==> flow/design.v <==
module SumModule(input [31:0] num1, num2, output signed [31:0] result);
    assign result = num1 + num2;
endmodule
module Mux2to1(input sel, input [31:0] a, b, output[31:0] out);
	assign out = (sel == 0) ? a : b;
endmodule
module Mux3to1(input [1:0] sel, input[31:0] a, b, c, output [31:0] out);
	assign out= (sel == 2'b00) ? a:
		    (sel == 2'b01) ? b:
		    (sel == 2'b10) ? c:
			{32{1'b0}};
endmodule
module Mux4to1(input [1:0] sel, input[31:0] a, b, c, d, output [31:0] out);
	assign out= (sel == 2'b00) ? a:
		    (sel == 2'b01) ? b:
		    (sel == 2'b10) ? c:
		    (sel == 2'b11) ? d:
			{32{1'b0}};
endmodule
module DFlipFlop(input clk, en, sclr, d, output reg q);
    always @(posedge clk) begin
        if (sclr)
            q <= 1'b0;
        else if (en)
            q <= d;
    end
endmodule
module Register #(parameter N = 32) (
    input clk, en, sclr,
    input [N-1:0] d,
    output reg [N-1:0] q
);
    always @(posedge clk) begin
        if (sclr)
            q <= {N{1'b0}};
        else if (en)
            q <= d;
    end
endmodule
module RegisterFile(input clk, we, input [4:0] A1, A2, A3, input[31:0] WD3, output[31:0] RD1, RD2);
	reg[31:0] regFile [1:31];
	assign RD1 = (A1 == 5'd0) ? 32'b0 : (we && A3 == A1) ? WD3 : regFile[A1];
	assign RD2 = (A2 == 5'd0) ? 32'b0 : (we && A3 == A2) ? WD3 : regFile[A2];
	always@(posedge clk)begin 
		if(we == 1 && A3 != 5'b0)
			regFile[A3] <= WD3;
	end
endmodule
module ArithmeticLogicUnit (input signed [31:0] operandA, operandB, input [2:0] controlSignal, output reg [31:0] result, output zeroFlag);
    always @(operandA, operandB, controlSignal) begin
        case (controlSignal)
            3'b000:  result = operandA + operandB;
            3'b001:  result = operandA - operandB;
            3'b010:  result = operandA & operandB;
            3'b011:  result = operandA | operandB;
            3'b100:  result = operandA ^ operandB;
            3'b101:  result = operandA < operandB ? 1'b1 : 1'b0;
            3'b110:  result = $unsigned(operandA) < $unsigned(operandB) ? 1'b1 : 1'b0;
            default: result = {32{1'b0}};
        endcase
    end
    assign zeroFlag = ~|result;
endmodule
module ImmediateExtend(input [2:0] immSelect, input [31:7] instructionPart, output reg [31:0] extendedImmediate);
    always @(immSelect, instructionPart) begin 
        case(immSelect)
            3'b000: extendedImmediate = {{20{instructionPart[31]}}, instructionPart[31:20]};
            3'b001: extendedImmediate = {{20{instructionPart[31]}}, instructionPart[31:25], instructionPart[11:7]};
            3'b010: extendedImmediate = {{12{instructionPart[31]}}, instructionPart[31], instructionPart[19:12], instructionPart[20], instructionPart[30:21], 1'b0};
            3'b011: extendedImmediate = {{19{instructionPart[31]}}, instructionPart[31], instructionPart[7], instructionPart[30:25], instructionPart[11:8], 1'b0};
            3'b100: extendedImmediate = {instructionPart[31:12], {12{1'b0}}};
            default: extendedImmediate = {32{1'b0}};
        endcase
    end
endmodule
module ControlUnit(input [2:0] function3, input [6:0] function7, opcode, output reg memWrite, aluSrc, regWrite, jump, branch, jalr, output reg [1:0] resultSrc, output reg [2:0] aluControl, immSrc);
    wire [9:0] functionn;
    assign functionn = {function7, function3};
    always @(function3, function7, opcode) begin
        {memWrite, aluSrc, regWrite, jump, branch, jalr, resultSrc, aluControl, immSrc} = 14'b00000000000000;
        case (opcode)
            7'b0110011: begin
                regWrite = 1'b1;
                case (functionn)
                    10'b0000000000: aluControl = 3'b000;
                    10'b0100000000: aluControl = 3'b001;
                    10'b0000000111: aluControl = 3'b010;
                    10'b0000000110: aluControl = 3'b011;
                    10'b0000000010: aluControl = 3'b101;
                    10'b0000000011: aluControl = 3'b110;
                endcase
            end
            7'b0000011: {regWrite, resultSrc, aluSrc} = 4'b1011;
            7'b0010011: begin
                {aluSrc, regWrite} = 2'b11;
                case (function3)
                    3'b100: aluControl = 3'b100;
                    3'b110: aluControl = 3'b011;
                    3'b010: aluControl = 3'b101;
                    3'b011: aluControl = 3'b110;
                endcase
            end
            7'b1100111: {jalr, aluSrc, resultSrc, regWrite} = 5'b11101;
            7'b0100011: {immSrc, aluSrc, memWrite} = 5'b00111;
            7'b1101111: {resultSrc, immSrc, regWrite, jump} = 7'b1001011;
            7'b1100011: begin
                {branch, immSrc} = 4'b1011;
                case (function3)
                    3'b000: aluControl = 3'b001;
                    3'b001: aluControl = 3'b001;
                    3'b100: aluControl = 3'b101;
                    3'b101: aluControl = 3'b101;
                endcase
            end
            7'b0110111: {resultSrc, immSrc, regWrite} = 6'b111001;
        endcase
    end
endmodule
module ControlDecoder(input jalrFlag, jumpFlag, branchFlag, zeroFlag, aluResultFlag, input [2:0] funcCode, output [1:0] pcSource);
    assign pcSource = (jalrFlag) ? 2'b10 :
        ((jumpFlag) ||
        (branchFlag && funcCode == 3'b000 && zeroFlag) ||  
        (branchFlag && funcCode == 3'b001 && ~zeroFlag) ||  
        (branchFlag && funcCode == 3'b100 && aluResultFlag) ||  
        (branchFlag && funcCode == 3'b101 && ~aluResultFlag)) ? 2'b01 :  
        2'b00;
endmodule
module HazardUnit(
    input RegWriteM, RegWriteW,
    input [1:0] ResultSrcE, PCSrcE, ResultSrcM, ResultSrcW,
    input [4:0] Rs1D, Rs2D, Rs1E, Rs2E, RdE, RdM, RdW,
    output StallF, StallD, FlushD, FlushE,
    output [1:0] ForwardAE, ForwardBE
);
    wire loadStall;
    assign ForwardAE = ((Rs1E == RdM && RegWriteM) && Rs1E != 0) ? 2'b10 :
                      (((Rs1E == RdW && RegWriteW) && Rs1E != 0) || (Rs1E == RdW && ResultSrcW == 2'b11 && Rs1E != 0)) ? 2'b01 :
                      (Rs1E == RdM && ResultSrcM == 2'b11 && Rs1E != 0) ? 2'b11 :
                      2'b00;
    assign ForwardBE = ((Rs2E == RdM && RegWriteM) && Rs2E != 0) ? 2'b10 :
                      (((Rs2E == RdW && RegWriteW) && Rs2E != 0) || (Rs2E == RdW && ResultSrcW == 2'b11 && Rs2E != 0)) ? 2'b01 :
                      (Rs2E == RdM && ResultSrcM == 2'b11 && Rs2E != 0) ? 2'b11 :
                      2'b00;
    assign loadStall = ((Rs1D == RdE) || (Rs2D == RdE)) && ResultSrcE == 2'b01;
    assign StallF = loadStall;
    assign StallD = loadStall;
    assign FlushE = loadStall || (PCSrcE == 2'b01) || (PCSrcE == 2'b10);
    assign FlushD = (PCSrcE == 2'b01) || (PCSrcE == 2'b10);
endmodule
module IF_ID_Regs(
    input clk, sclr, en, 
    input [31:0] InstrF, PCF, PCPlus4F, 
    output [31:0] InstrD, PCD, PCPlus4D
);
    Register R1(clk, en, sclr, InstrF, InstrD);
    Register R2(clk, en, sclr, PCF, PCD);
    Register R3(clk, en, sclr, PCPlus4F, PCPlus4D);
endmodule
module ID_EX_Regs(
    input clk, sclr, RegWriteD, MemWriteD, ALUSrcD, JumpD, BranchD, JalrD, 
    input [1:0] ResultSrcD, 
    input [2:0] ALUControlD, func3D, 
    input [4:0] Rs1D, Rs2D, RdD, 
    input [31:0] PCD, ExtImmD, PCPlus4D, RD1D, RD2D, 
    output RegWriteE, MemWriteE, ALUSrcE, JumpE, BranchE, JalrE, 
    output [1:0] ResultSrcE, 
    output [2:0] ALUControlE, func3E, 
    output [4:0] Rs1E, Rs2E, RdE, 
    output [31:0] PCE, ExtImmE, PCPlus4E, RD1E, RD2E
);
    DFlipFlop D1(clk, 1'b1, sclr, RegWriteD, RegWriteE);
    DFlipFlop D2(clk, 1'b1, sclr, MemWriteD, MemWriteE);
    DFlipFlop D3(clk, 1'b1, sclr, JumpD, JumpE);
    DFlipFlop D4(clk, 1'b1, sclr, ALUSrcD, ALUSrcE);
    DFlipFlop D5(clk, 1'b1, sclr, BranchD, BranchE);
    DFlipFlop D6(clk, 1'b1, sclr, JalrD, JalrE);
    Register #(2) R4 (clk, 1'b1, sclr, ResultSrcD, ResultSrcE);
    Register #(3) R5 (clk, 1'b1, sclr, ALUControlD, ALUControlE);
    Register #(3) R6 (clk, 1'b1, sclr, func3D, func3E);
    Register #(5) R7 (clk, 1'b1, sclr, Rs1D, Rs1E);
    Register #(5) R8 (clk, 1'b1, sclr, Rs2D, Rs2E);
    Register #(5) R9 (clk, 1'b1, sclr, RdD, RdE);
    Register R10 (clk, 1'b1, sclr, PCD, PCE);
    Register R11(clk, 1'b1, sclr, ExtImmD, ExtImmE);
    Register R12(clk, 1'b1, sclr, PCPlus4D, PCPlus4E);
    Register R13(clk, 1'b1, sclr, RD1D, RD1E);
    Register R14(clk, 1'b1, sclr, RD2D, RD2E);
endmodule
module EX_Mem_Regs(
    input clk, rst, RegWriteE, MemWriteE, 
    input [1:0] ResultSrcE, 
    input [4:0] RdE, 
    input [31:0] ALUResultE, WriteDataE, ExtImmE, PCPlus4E, 
    output RegWriteM, MemWriteM, 
    output [1:0] ResultSrcM, 
    output [4:0] RdM, 
    output [31:0] ALUResultM, WriteDataM, ExtImmM, PCPlus4M
);
    DFlipFlop D7(clk, 1'b1, rst, RegWriteE, RegWriteM);
    DFlipFlop D8(clk, 1'b1, rst, MemWriteE, MemWriteM);
    Register #(2) R15 (clk, 1'b1, rst, ResultSrcE, ResultSrcM);
    Register #(5) R16 (clk, 1'b1, rst, RdE, RdM);
    Register R17 (clk, 1'b1, 1'b0, ALUResultE, ALUResultM);
    Register R18 (clk, 1'b1, 1'b0, WriteDataE, WriteDataM);
    Register R19 (clk, 1'b1, 1'b0, ExtImmE, ExtImmM);
    Register R20 (clk, 1'b1, 1'b0, PCPlus4E, PCPlus4M);
endmodule
module Mem_WB_Regs(
    input clk, rst, RegWriteM, 
    input [1:0] ResultSrcM, 
    input [4:0] RdM, 
    input [31:0] ALUResultM, ReadDataM, ExtImmM, PCPlus4M, 
    output RegWriteW, 
    output [1:0] ResultSrcW, 
    output [4:0] RdW, 
    output [31:0] ALUResultW, ReadDataW, ExtImmW, PCPlus4W
);
    DFlipFlop D9(clk, 1'b1, rst, RegWriteM, RegWriteW);
    Register #(2) R21 (clk, 1'b1, rst, ResultSrcM, ResultSrcW);
    Register #(5) R22 (clk, 1'b1, rst, RdM, RdW);
    Register R23 (clk, 1'b1, 1'b0, ALUResultM, ALUResultW);
    Register R24 (clk, 1'b1, 1'b0, ReadDataM, ReadDataW);
    Register R25 (clk, 1'b1, 1'b0, ExtImmM, ExtImmW);
    Register R26 (clk, 1'b1, 1'b0, PCPlus4M, PCPlus4W);
endmodule
module DataPath (
    input clk, rst, MemWriteD, ALUSrcD, RegWriteD, JumpD, BranchD, JalrD, StallF, StallD, FlushD, FlushE, 
    input [1:0] ResultSrcD, ForwardAE, ForwardBE, PCSrcE, 
    input [2:0] ALUControlD, ImmSrcD, 
    output BranchE, JumpE, JalrE, ZeroE, ALUResult0, RegWriteM, RegWriteW, 
    output [1:0] ResultSrcE,  
    output [2:0] func3D, func3E, 
    output [6:0] func7, op, 
    output [4:0] Rs1D, Rs2D, Rs1E, Rs2E, RdE, RdM, RdW, 
    output [1:0] ResultSrcM, ResultSrcW,
    output [31:0] imem_addr, input [31:0] imem_rdata,
    output [31:0] dmem_addr, output [31:0] dmem_wdata, output dmem_we, input [31:0] dmem_rdata
);
    wire [31:0] PCPlus4F, PCTargetE, ALUResultE, PCF_, PCF, InstrF, InstrD, ResultW, RD1D, RD2D, ExtImmD, SrcAE, ALUResultM, RD1E, RD2E,
        WriteDataE, ExtImmE, SrcBE, PCE, WriteDataM, ReadDataM, ALUResultW, ReadDataW, PCPlus4W, ExtImmW, PCD, PCPlus4D, PCPlus4E, ExtImmM, PCPlus4M;
    wire [4:0] RdD;
    wire [2:0] ALUControlE;
    wire [31:0] ResultM;
    wire MemWriteM, RegWriteE, MemWriteE, ALUSrcE;
    assign ALUResult0 = ALUResultE[0];
    assign Rs1D = InstrD[19:15];
    assign Rs2D = InstrD[24:20];
    assign RdD = InstrD[11:7];
    assign func3D = InstrD[14:12];
    assign func7 = InstrD[31:25];
    assign op = InstrD[6:0];
    Mux3to1 PCMux(PCSrcE, PCPlus4F, PCTargetE, ALUResultE, PCF_);
    Register PCReg(clk, ~StallF, rst, PCF_, PCF);
    assign imem_addr = PCF;
    assign InstrF = imem_rdata;
    SumModule PCAdd4(PCF, 4, PCPlus4F);
    IF_ID_Regs IF_ID_Reg(clk, FlushD | rst, ~StallD, InstrF, PCF, PCPlus4F, InstrD, PCD, PCPlus4D);
    RegisterFile RegFile(clk, RegWriteW, InstrD[19:15], InstrD[24:20], RdW, ResultW, RD1D, RD2D);
    ImmediateExtend Extend(ImmSrcD, InstrD[31:7], ExtImmD);
    ID_EX_Regs ID_EX_Reg(clk, FlushE | rst, RegWriteD, MemWriteD, ALUSrcD, JumpD, BranchD, JalrD, ResultSrcD, ALUControlD, 
        func3D, Rs1D, Rs2D, RdD, PCD, ExtImmD, PCPlus4D, RD1D, RD2D, RegWriteE, MemWriteE, ALUSrcE, JumpE, BranchE, JalrE, 
        ResultSrcE, ALUControlE, func3E, Rs1E, Rs2E, RdE, PCE, ExtImmE, PCPlus4E, RD1E, RD2E);
    Mux4to1 ForwardAMux(ForwardAE, RD1E, ResultW, ResultM, ExtImmE, SrcAE);
    Mux4to1 ForwardBMux(ForwardBE, RD2E, ResultW, ResultM, ExtImmE, WriteDataE);
    Mux2to1 ALUSrcBMux(ALUSrcE, WriteDataE, ExtImmE, SrcBE);
    SumModule PCImmAdd(PCE, ExtImmE, PCTargetE);
    ArithmeticLogicUnit ALU(SrcAE, SrcBE, ALUControlE, ALUResultE, ZeroE);
    EX_Mem_Regs EX_Mem_Reg(clk, rst, RegWriteE, MemWriteE, ResultSrcE, RdE, ALUResultE, WriteDataE, ExtImmE, 
        PCPlus4E, RegWriteM, MemWriteM, ResultSrcM, RdM, ALUResultM, WriteDataM, ExtImmM, PCPlus4M);
    assign dmem_addr = ALUResultM;
    assign dmem_wdata = WriteDataM;
    assign dmem_we = MemWriteM;
    assign ReadDataM = dmem_rdata;
    assign ResultM = ResultSrcM[1] ? (ResultSrcM[0] ? ExtImmM : PCPlus4M) : ALUResultM;
    Mem_WB_Regs Mem_WB_Reg(clk, rst, RegWriteM, ResultSrcM, RdM, ALUResultM, ReadDataM, ExtImmM, PCPlus4M, 
        RegWriteW, ResultSrcW, RdW, ALUResultW, ReadDataW, ExtImmW, PCPlus4W);
    Mux4to1 ResultSrcMux(ResultSrcW, ALUResultW, ReadDataW, PCPlus4W, ExtImmW, ResultW);
endmodule
module TopLevelPipe(input clk, rst,
	output [31:0] imem_addr, input [31:0] imem_rdata,
	output [31:0] dmem_addr, output [31:0] dmem_wdata, output dmem_we, input [31:0] dmem_rdata);
	wire MemWriteD, ALUSrcD, RegWriteD, JumpD, BranchD, JalrD, RegWriteM, RegWriteW, JalrE, JumpE, BranchE, ZeroE, ALUResult0, StallF, StallD, FlushD, FlushE;
	wire[1:0] ResultSrcD, ResultSrcE, PCSrcE, ForwardAE, ForwardBE, ResultSrcM, ResultSrcW;
	wire[2:0] func3D, func3E, ALUControlD, ImmSrcD;
	wire[4:0] Rs1D, Rs2D, Rs1E, Rs2E, RdE, RdM, RdW;
	wire[6:0] func7, op;
	ControlUnit	CTRL(func3D, func7, op, MemWriteD, ALUSrcD, RegWriteD, JumpD, BranchD, JalrD, ResultSrcD, ALUControlD, ImmSrcD);
	HazardUnit	HU(RegWriteM, RegWriteW, ResultSrcE, PCSrcE, ResultSrcM, ResultSrcW, Rs1D, Rs2D, Rs1E, Rs2E, RdE, RdM, RdW, StallF, StallD, FlushD, FlushE, ForwardAE, ForwardBE);
	ControlDecoder		DC(JalrE, JumpE, BranchE, ZeroE, ALUResult0, func3E, PCSrcE);
	DataPath	DP(clk, rst, MemWriteD, ALUSrcD, RegWriteD, JumpD, BranchD, JalrD, StallF, StallD, FlushD, FlushE, 
		ResultSrcD, ForwardAE, ForwardBE, PCSrcE, ALUControlD, ImmSrcD, BranchE, JumpE, JalrE, ZeroE, ALUResult0, RegWriteM, RegWriteW, 
		ResultSrcE, func3D, func3E, func7, op, Rs1D, Rs2D, Rs1E, Rs2E, RdE, RdM, RdW, ResultSrcM, ResultSrcW,
		imem_addr, imem_rdata, dmem_addr, dmem_wdata, dmem_we, dmem_rdata);
endmodule
# == Tool chain data of TopLevelPipe ==
# Module TopLevelPipe before and after one edit of its RTL, step after step.
# "orig" refers to lines of the RTL above, "edited" to lines of the edited file.
# "delta": "edited" minus "orig" as printed here.
# Operators carry their Yosys type and port widths (W data, S select, Z words).
# A cell with n/a has no value.
# setup
top_module,TopLevelPipe
clock_port,clk
lib,sky130hd
pvt_corner,tt_025C_1v80

# == Edit of the RTL ==
# The edit as a unified diff against the file above.
# This change comes from a script, not from a designer. The edited design behaves differently; no optimisation was intended.
# begin of diff
@@ -121,5 +121,5 @@
         ((jumpFlag) ||
         (branchFlag && funcCode == 3'b000 && zeroFlag) ||  
-        (branchFlag && funcCode == 3'b001 && ~zeroFlag) ||  
+        (branchFlag && funcCode < 3'b001 && ~zeroFlag) ||  
         (branchFlag && funcCode == 3'b100 && aluResultFlag) ||  
         (branchFlag && funcCode == 3'b101 && ~aluResultFlag)) ? 2'b01 :  
# end of diff

# == Word level ==
# Yosys after proc, flatten, opt, wreduce and memory -nomap, before mapping. Enables and synchronous resets that opt folds into registers are not counted as muxes. Print and check cells are not counted.
# Memory sizes are those after Yosys's memory passes, which may raise the word count (mostly to a power of two), join words into wider ones and drop unused or constant bits.
# word_totals
element,orig,edited,delta
word_cells,201,201,0
memories,1,1,0
inputBits,66,66,0
clocked_rd_ports_x_width,64,64,0
ram_bits,992,992,0
output_inout_bits,97,97,0
regBits,526,526,0
# classes
element,orig,edited,delta
equal,51,50,-1
n_mux,45,45,0
reduce_and_logical,58,58,0
n_cmp,2,3,1
logic,6,6,0
add_sub_neg,4,4,0
# memory_table
element,orig,edited
mem_shapes,DP.RegFile.regFile 31 x 32 bit 2R1W,DP.RegFile.regFile 31 x 32 bit 2R1W
# op_table
op,orig,edited,delta
$eq A3 B1 Y1 const B,4,3,-1
$lt A3 B1 Y1 const B,0,1,1
# Unchanged operator kinds not shown: 43.

# == Depth ==
# Depth = most cells in a row (Yosys ltp): at word level without a register or memory, in the mapped netlist without a sequential cell, where the memories' decode and read muxes count.
# logic_depth
element,orig,edited,delta
depth_word,29,29,0
abc_area,0,0,n/a
mapped_depth,30,25,-5
ltp_nobuf,25,23,-2

# == Netlist ==
# The flow's flattened synthesis, as Yosys stat reports it; memories are mapped. The netlist is that of the ABC_AREA named above (0 if unset); the other value can give another one.
# by_type
cell_type,orig,edited,delta
sky130_fd_sc_hd__a211oi_1,47,117,70
sky130_fd_sc_hd__a211oi_2,62,1,-61
sky130_fd_sc_hd__o21ai_0,132,113,-19
sky130_fd_sc_hd__a21o_1,37,21,-16
sky130_fd_sc_hd__o211ai_1,14,30,16
sky130_fd_sc_hd__nor2_1,412,427,15
sky130_fd_sc_hd__nand3_1,61,75,14
sky130_fd_sc_hd__nor3_1,40,53,13
sky130_fd_sc_hd__nor2b_1,51,41,-10
sky130_fd_sc_hd__xor2_1,48,38,-10
sky130_fd_sc_hd__nor4_1,24,15,-9
sky130_fd_sc_hd__mux2i_1,189,181,-8
sky130_fd_sc_hd__inv_1,113,121,8
sky130_fd_sc_hd__or3_1,18,10,-8
sky130_fd_sc_hd__a22oi_1,16,8,-8
sky130_fd_sc_hd__mux2_1,7,0,-7
sky130_fd_sc_hd__nand2_1,362,368,6
sky130_fd_sc_hd__nand2b_1,22,16,-6
# Unchanged cell types not shown: 14.
# Not every row of either side is listed.
# synth_totals
element,orig,edited,delta
seqArea_um2,41599.9,41599.9,0.0
buffers,373,379,6
area_um2,74465.2,73505.5,-959.7
flip_flops,1582,1582,0
cell_count,5314,5272,-42
# By module: a second synthesis without flattening, with its own total; a netlist apart from the flattened one above.
# unflattened
element,orig,edited,delta
cells_unflattened,6557,6556,-1
area_unflattened_um2,83991.8,83976.8,-15.0
# Each row is one instance without its submodules.
# modules_orig
mod,mod_area_um2,instances,mod_seq_area_um2,cells
RegisterFile,47200.3,1,29788.6,2759
Register,1163.6,17,640.6,103
ArithmeticLogicUnit,5969.5,1,0.0,885
SumModule,1725.4,2,0.0,236
Mux4to1,814.5,3,0.0,39
Register (N=5),180.2,5,100.1,16
Mux3to1,787.0,1,0.0,77
DataPath,733.2,1,0.0,113
ImmediateExtend,551.8,1,0.0,69
Mux2to1,544.3,1,0.0,36
HazardUnit,496.7,1,0.0,68
ControlUnit,341.6,1,0.0,55
DFlipFlop,33.8,9,20.0,3
Register (N=2),67.6,3,40.0,6
# orig: Further modules, not shown: 7.
# modules_edited
mod,mod_area_um2,instances,mod_seq_area_um2,cells
RegisterFile,47200.3,1,29788.6,2759
Register,1163.6,17,640.6,103
ArithmeticLogicUnit,5969.5,1,0.0,885
SumModule,1725.4,2,0.0,236
Mux4to1,814.5,3,0.0,39
Register (N=5),180.2,5,100.1,16
Mux3to1,787.0,1,0.0,77
DataPath,733.2,1,0.0,113
ImmediateExtend,551.8,1,0.0,69
Mux2to1,544.3,1,0.0,36
HazardUnit,496.7,1,0.0,68
ControlUnit,341.6,1,0.0,55
DFlipFlop,33.8,9,20.0,3
Register (N=2),67.6,3,40.0,6
# edited: Further modules, not shown: 7.

# == Path before layout ==
# Path of least setup slack by OpenSTA after synthesis, without wires, with an ideal clock, recovery checks aside; 20% of the period is set as input and as output delay. Where synthesis merged equal registers, the netlist keeps one of their names.
# synth_path
element,orig,edited,delta
path_kind,register to register,register to register,n/a
startpoint,register DP.Mem_WB_Reg.R21.q[0],register DP.Mem_WB_Reg.R21.q[0],n/a
endpoint,register DP.PCReg.q[19],register DP.PCReg.q[23],n/a
slack_ps,3476,4739,1263
launch_ps,0,0,0
path_buffers,4,3,-1
required_ps,9900,9868,-32
setup_time_ps,100,132,32
clock_period_ps,10000,10000,0
path_delay_ps,6525,5260,-1265
arrival_ps,6425,5128,-1297
path_stages,24,22,-2
synth_period_reached_ps,6524,5261,-1263
# "path_delay_ps" = arrival - input delay + setup time.
# "path_stages": output pins that drive a net of the path, with the launching flip-flop's if there is one; two outputs of one cell count as two.
# "synth_period_reached_ps" is the clock period less the worst setup slack; recovery checks do not enter. This is arithmetic on one report: input and output delays are still those of the set period (20% each).
# synth_via_orig
path_cell_list,sky130_fd_sc_hd__dfxtp_1 > sky130_fd_sc_hd__clkbuf_1 > sky130_fd_sc_hd__buf_1 > sky130_fd_sc_hd__buf_1 > sky130_fd_sc_hd__mux4_2 > sky130_fd_sc_hd__nor2_1 > sky130_fd_sc_hd__a21oi_1 > sky130_fd_sc_hd__o22ai_1 > sky130_fd_sc_hd__a21oi_1 > sky130_fd_sc_hd__mux2i_1 > sky130_fd_sc_hd__ha_1 > sky130_fd_sc_hd__buf_2 > sky130_fd_sc_hd__or4_1 > sky130_fd_sc_hd__a21oi_1 > sky130_fd_sc_hd__o21ai_0 > sky130_fd_sc_hd__and2_1 > sky130_fd_sc_hd__a211o_1 > sky130_fd_sc_hd__nor3_1 > sky130_fd_sc_hd__o2111a_1 > sky130_fd_sc_hd__and4_2 > sky130_fd_sc_hd__a21bo_4 > sky130_fd_sc_hd__nand3_4 > sky130_fd_sc_hd__mux2_4 > sky130_fd_sc_hd__a2111oi_4
cells_between,64
cone_classes,2 x add/sub; 2 x compare; 11 x eq/ne; 25 x mux; 4 x logic; 20 x reduce/logical
# synth_rtl_orig
element,line,text
start: declaration,31,output reg [N-1:0] q
start: assignment,35,q <= {N{1'b0}};
start: assignment,37,q <= d;
end: assignment,35,
end: assignment,37,
end: declaration,31,
# orig: Chain of elaborated cells between the ends: none given.
# Some nets on the timed path still bear RTL names; the line given drives or declares the net.
# synth_named_nets_orig
net,line,text
DP.ForwardAMux.b[4],14,assign out= (sel == 2'b00) ? a:
DP.ALUSrcBMux.a[4],14,
DP.ALU.result[15],51,case (controlSignal)
# synth_via_edited
path_cell_list,sky130_fd_sc_hd__dfxtp_1 > sky130_fd_sc_hd__clkbuf_1 > sky130_fd_sc_hd__buf_1 > sky130_fd_sc_hd__mux4_2 > sky130_fd_sc_hd__nor2_1 > sky130_fd_sc_hd__a21oi_1 > sky130_fd_sc_hd__o22ai_1 > sky130_fd_sc_hd__a21oi_1 > sky130_fd_sc_hd__mux2_2 > sky130_fd_sc_hd__ha_1 > sky130_fd_sc_hd__fa_1 > sky130_fd_sc_hd__nor2b_1 > sky130_fd_sc_hd__o31ai_1 > sky130_fd_sc_hd__a211oi_2 > sky130_fd_sc_hd__o2111ai_1 > sky130_fd_sc_hd__a31oi_2 > sky130_fd_sc_hd__xnor2_2 > sky130_fd_sc_hd__a21o_4 > sky130_fd_sc_hd__buf_6 > sky130_fd_sc_hd__mux2_2 > sky130_fd_sc_hd__nand2_1 > sky130_fd_sc_hd__o311ai_1
cells_between,64
cone_classes,2 x add/sub; 2 x compare; 11 x eq/ne; 25 x mux; 4 x logic; 20 x reduce/logical
# synth_rtl_edited
element,line,text
start: declaration,31,output reg [N-1:0] q
start: assignment,35,q <= {N{1'b0}};
start: assignment,37,q <= d;
end: assignment,35,
end: assignment,37,
end: declaration,31,
# edited: Chain of elaborated cells between the ends: none given.
# synth_named_nets_edited
net,line,text
DP.ForwardAMux.b[0],14,assign out= (sel == 2'b00) ? a:
DP.ALUSrcBMux.a[0],14,

# == Worst path after layout ==
# Path of least setup slack in the final report of each run of set A (OpenROAD, finished layout, wires in). Where an end is a register, its clock arrival counts in the times.
# The path's times are printed in steps of 10 ps; the period is the one set.
# layout_path
element,orig,edited,delta
path_kind,register to register,register to register,n/a
startpoint,register DP.ID_EX_Reg.R8.q[1],register DP.Mem_WB_Reg.R21.q[0],n/a
endpoint,register DP.ID_EX_Reg.R14.q[1],register DP.ID_EX_Reg.R11.q[6],n/a
setup_time_ps,90,50,-40
arrival_ps,9800,8160,-1640
path_buffers,3,3,0
clock_period_ps,10000,10000,0
launch_ps,830,830,0
path_stages,28,22,-6
required_ps,10720,10770,50
slack_ps,930,2610,1680
# Between the ends stands the longest chain of elaborated cells between them, by number of cells; it is not shown to be the way that was timed. Of several equally long chains one is given.
# A line is the first line of the expression or statement that the cell stems from. Yosys adds cells for indexed reads and writes and turns some case tables into memories.
# layout_via_orig
path_cell_list,sky130_fd_sc_hd__dfxtp_1 > sky130_fd_sc_hd__or4_1 > sky130_fd_sc_hd__nor2_1 > sky130_fd_sc_hd__nor4_1 > sky130_fd_sc_hd__nand2_1 > sky130_fd_sc_hd__and2_1 > sky130_fd_sc_hd__nand2_1 > sky130_fd_sc_hd__buf_4 > sky130_fd_sc_hd__o22ai_1 > sky130_fd_sc_hd__a21oi_1 > sky130_fd_sc_hd__mux2_2 > sky130_fd_sc_hd__ha_1 > sky130_fd_sc_hd__fa_1 > sky130_fd_sc_hd__and2b_1 > sky130_fd_sc_hd__o221ai_1 > sky130_fd_sc_hd__and2_1 > sky130_fd_sc_hd__o41ai_1 > sky130_fd_sc_hd__o21ai_0 > sky130_fd_sc_hd__a211o_1 > sky130_fd_sc_hd__a2111o_1 > sky130_fd_sc_hd__nor4_1 > sky130_fd_sc_hd__and4_2 > sky130_fd_sc_hd__a21boi_2 > sky130_fd_sc_hd__nor3_4 > sky130_fd_sc_hd__buf_4 > sky130_fd_sc_hd__o211ai_4 > sky130_fd_sc_hd__buf_4 > sky130_fd_sc_hd__a211oi_1
cells_between,53
cone_classes,2 x add/sub; 2 x compare; 7 x eq/ne; 13 x mux; 5 x logic; 24 x reduce/logical
# layout_rtl_orig
element,line,text
start: declaration,31,output reg [N-1:0] q
start: assignment,35,q <= {N{1'b0}};
start: assignment,37,q <= d;
end: declaration,31,
# orig: Chain of elaborated cells between the ends: none given.
# Some nets on the timed path still bear RTL names; the line given drives or declares the net.
# layout_named_nets_orig
net,line,text
DP.ALUSrcBMux.a[0],14,assign out= (sel == 2'b00) ? a:
DP.ALU.result[8],51,case (controlSignal)
# layout_via_edited
path_cell_list,sky130_fd_sc_hd__dfxtp_2 > sky130_fd_sc_hd__a21oi_1 > sky130_fd_sc_hd__or4_2 > sky130_fd_sc_hd__buf_4 > sky130_fd_sc_hd__nand3_1 > sky130_fd_sc_hd__buf_4 > sky130_fd_sc_hd__o22ai_1 > sky130_fd_sc_hd__a21oi_1 > sky130_fd_sc_hd__mux2i_1 > sky130_fd_sc_hd__inv_1 > sky130_fd_sc_hd__fa_1 > sky130_fd_sc_hd__nor2b_1 > sky130_fd_sc_hd__o31ai_1 > sky130_fd_sc_hd__a211oi_2 > sky130_fd_sc_hd__o2111ai_1 > sky130_fd_sc_hd__a31oi_2 > sky130_fd_sc_hd__xnor2_2 > sky130_fd_sc_hd__a21oi_4 > sky130_fd_sc_hd__buf_4 > sky130_fd_sc_hd__nand2_2 > sky130_fd_sc_hd__nor2_1 > sky130_fd_sc_hd__and2_1
elab_chain_len,28
cells_between,63
cone_classes,2 x add/sub; 2 x compare; 11 x eq/ne; 22 x mux; 5 x logic; 21 x reduce/logical
# layout_rtl_edited
element,line,text
start: declaration,31,output reg [N-1:0] q
start: assignment,35,q <= {N{1'b0}};
start: assignment,37,q <= d;
$eq A2 B2 Y1,141,(((Rs2E == RdW && RegWriteW) && Rs2E != 0) || (Rs2E == RdW && ResultSrcW == 2'b11 && Rs2E != 0)) ? 2'b01 :
$logic_and A1 B1 Y1 x2,141,
$logic_or A1 B1 Y1,141,
$mux W2,141,
$mux W2,140,assign ForwardBE = ((Rs2E == RdM && RegWriteM) && Rs2E != 0) ? 2'b10 :
$eq A2 B2 Y1,17,(sel == 2'b11) ? d:
$mux W32,17,
(+9 left out),n/a,
$logic_and A1 B1 Y1,122,(branchFlag && funcCode == 3'b000 && zeroFlag) ||
$logic_or A1 B1 Y1 x4,121,((jumpFlag) ||
$mux W1,121,
$mux W2,120,assign pcSource = (jalrFlag) ? 2'b10 :
$eq A2 B1 Y1,147,assign FlushE = loadStall || (PCSrcE == 2'b01) || (PCSrcE == 2'b10);
$logic_or A1 B1 Y1 x2,147,
$or A1 B1 Y1,260,"ID_EX_Regs ID_EX_Reg(clk, FlushE | rst, RegWriteD, MemWriteD, ALUSrcD, JumpD, BranchD, JalrD, ResultSrcD, ALUC ..."
end: assignment,35,
end: assignment,37,
end: declaration,31,
# layout_named_nets_edited
net,line,text
DP.ALUSrcBMux.a[1],14,assign out= (sel == 2'b00) ? a:

# == Layout results ==
# Both versions went through the flow (Yosys, OpenROAD) with the same settings in each pair. Constraints: input delay and output delay 20% of the set period each, output load 0.01 pF.
# settings_set_A
CORE_UTILIZATION,40
period_ns,10.0
CAP_MARGIN,20
CORE_MARGIN,2
SLEW_MARGIN,20
# measured_set_A
element,orig,edited,delta
tns_setup_ps,0,0,0
setup_worst_slack_ps,925,2609,1684
post_route_util_pct,45.5,45.6,0.1
total_power_w,0.015714,0.015683,-0.000031
die_area_um2,189630.0,187208.0,-2422.0
hold_worst_slack_ps,326,328,2
period_reached_ps,9075,7391,-1684
synthesis_area_um2,74465.2,73505.5,-959.7
# settings_set_B
CELL_PAD_IN_SITES_DETAIL_PLACEMENT,1
CORE_ASPECT_RATIO,0.51
CORE_MARGIN,5
CORE_UTILIZATION,38
CTS_CLUSTER_DIAMETER,364
GPL_TIMING_DRIVEN,0
MAX_ROUTING_LAYER,met4
MIN_ROUTING_LAYER,met1
PLACE_DENSITY_LB_ADDON,0.23
SETUP_SLACK_MARGIN,0.06
SLEW_MARGIN,5
period_ns,5.77
CAP_MARGIN,20
# measured_set_B
element,orig,edited,delta
tns_setup_ps,-424519,-71007,353512
setup_worst_slack_ps,-1631,-461,1170
post_route_util_pct,47.3,48.5,1.2
total_power_w,0.029152,0.028969,-0.000183
die_area_um2,205423.0,202835.0,-2588.0
hold_worst_slack_ps,328,329,1
period_reached_ps,7401,6231,-1170
synthesis_area_um2,74465.2,73505.5,-959.7
# "period_reached_ps" means the clock period less the worst setup slack. The figure is calculated, with input and output delays left at 20% of the set period.
# By "total_power_w" is meant OpenSTA's value without simulated activity: inputs other than the clock are taken to toggle once in ten clock periods, and the tool carries that through the logic.
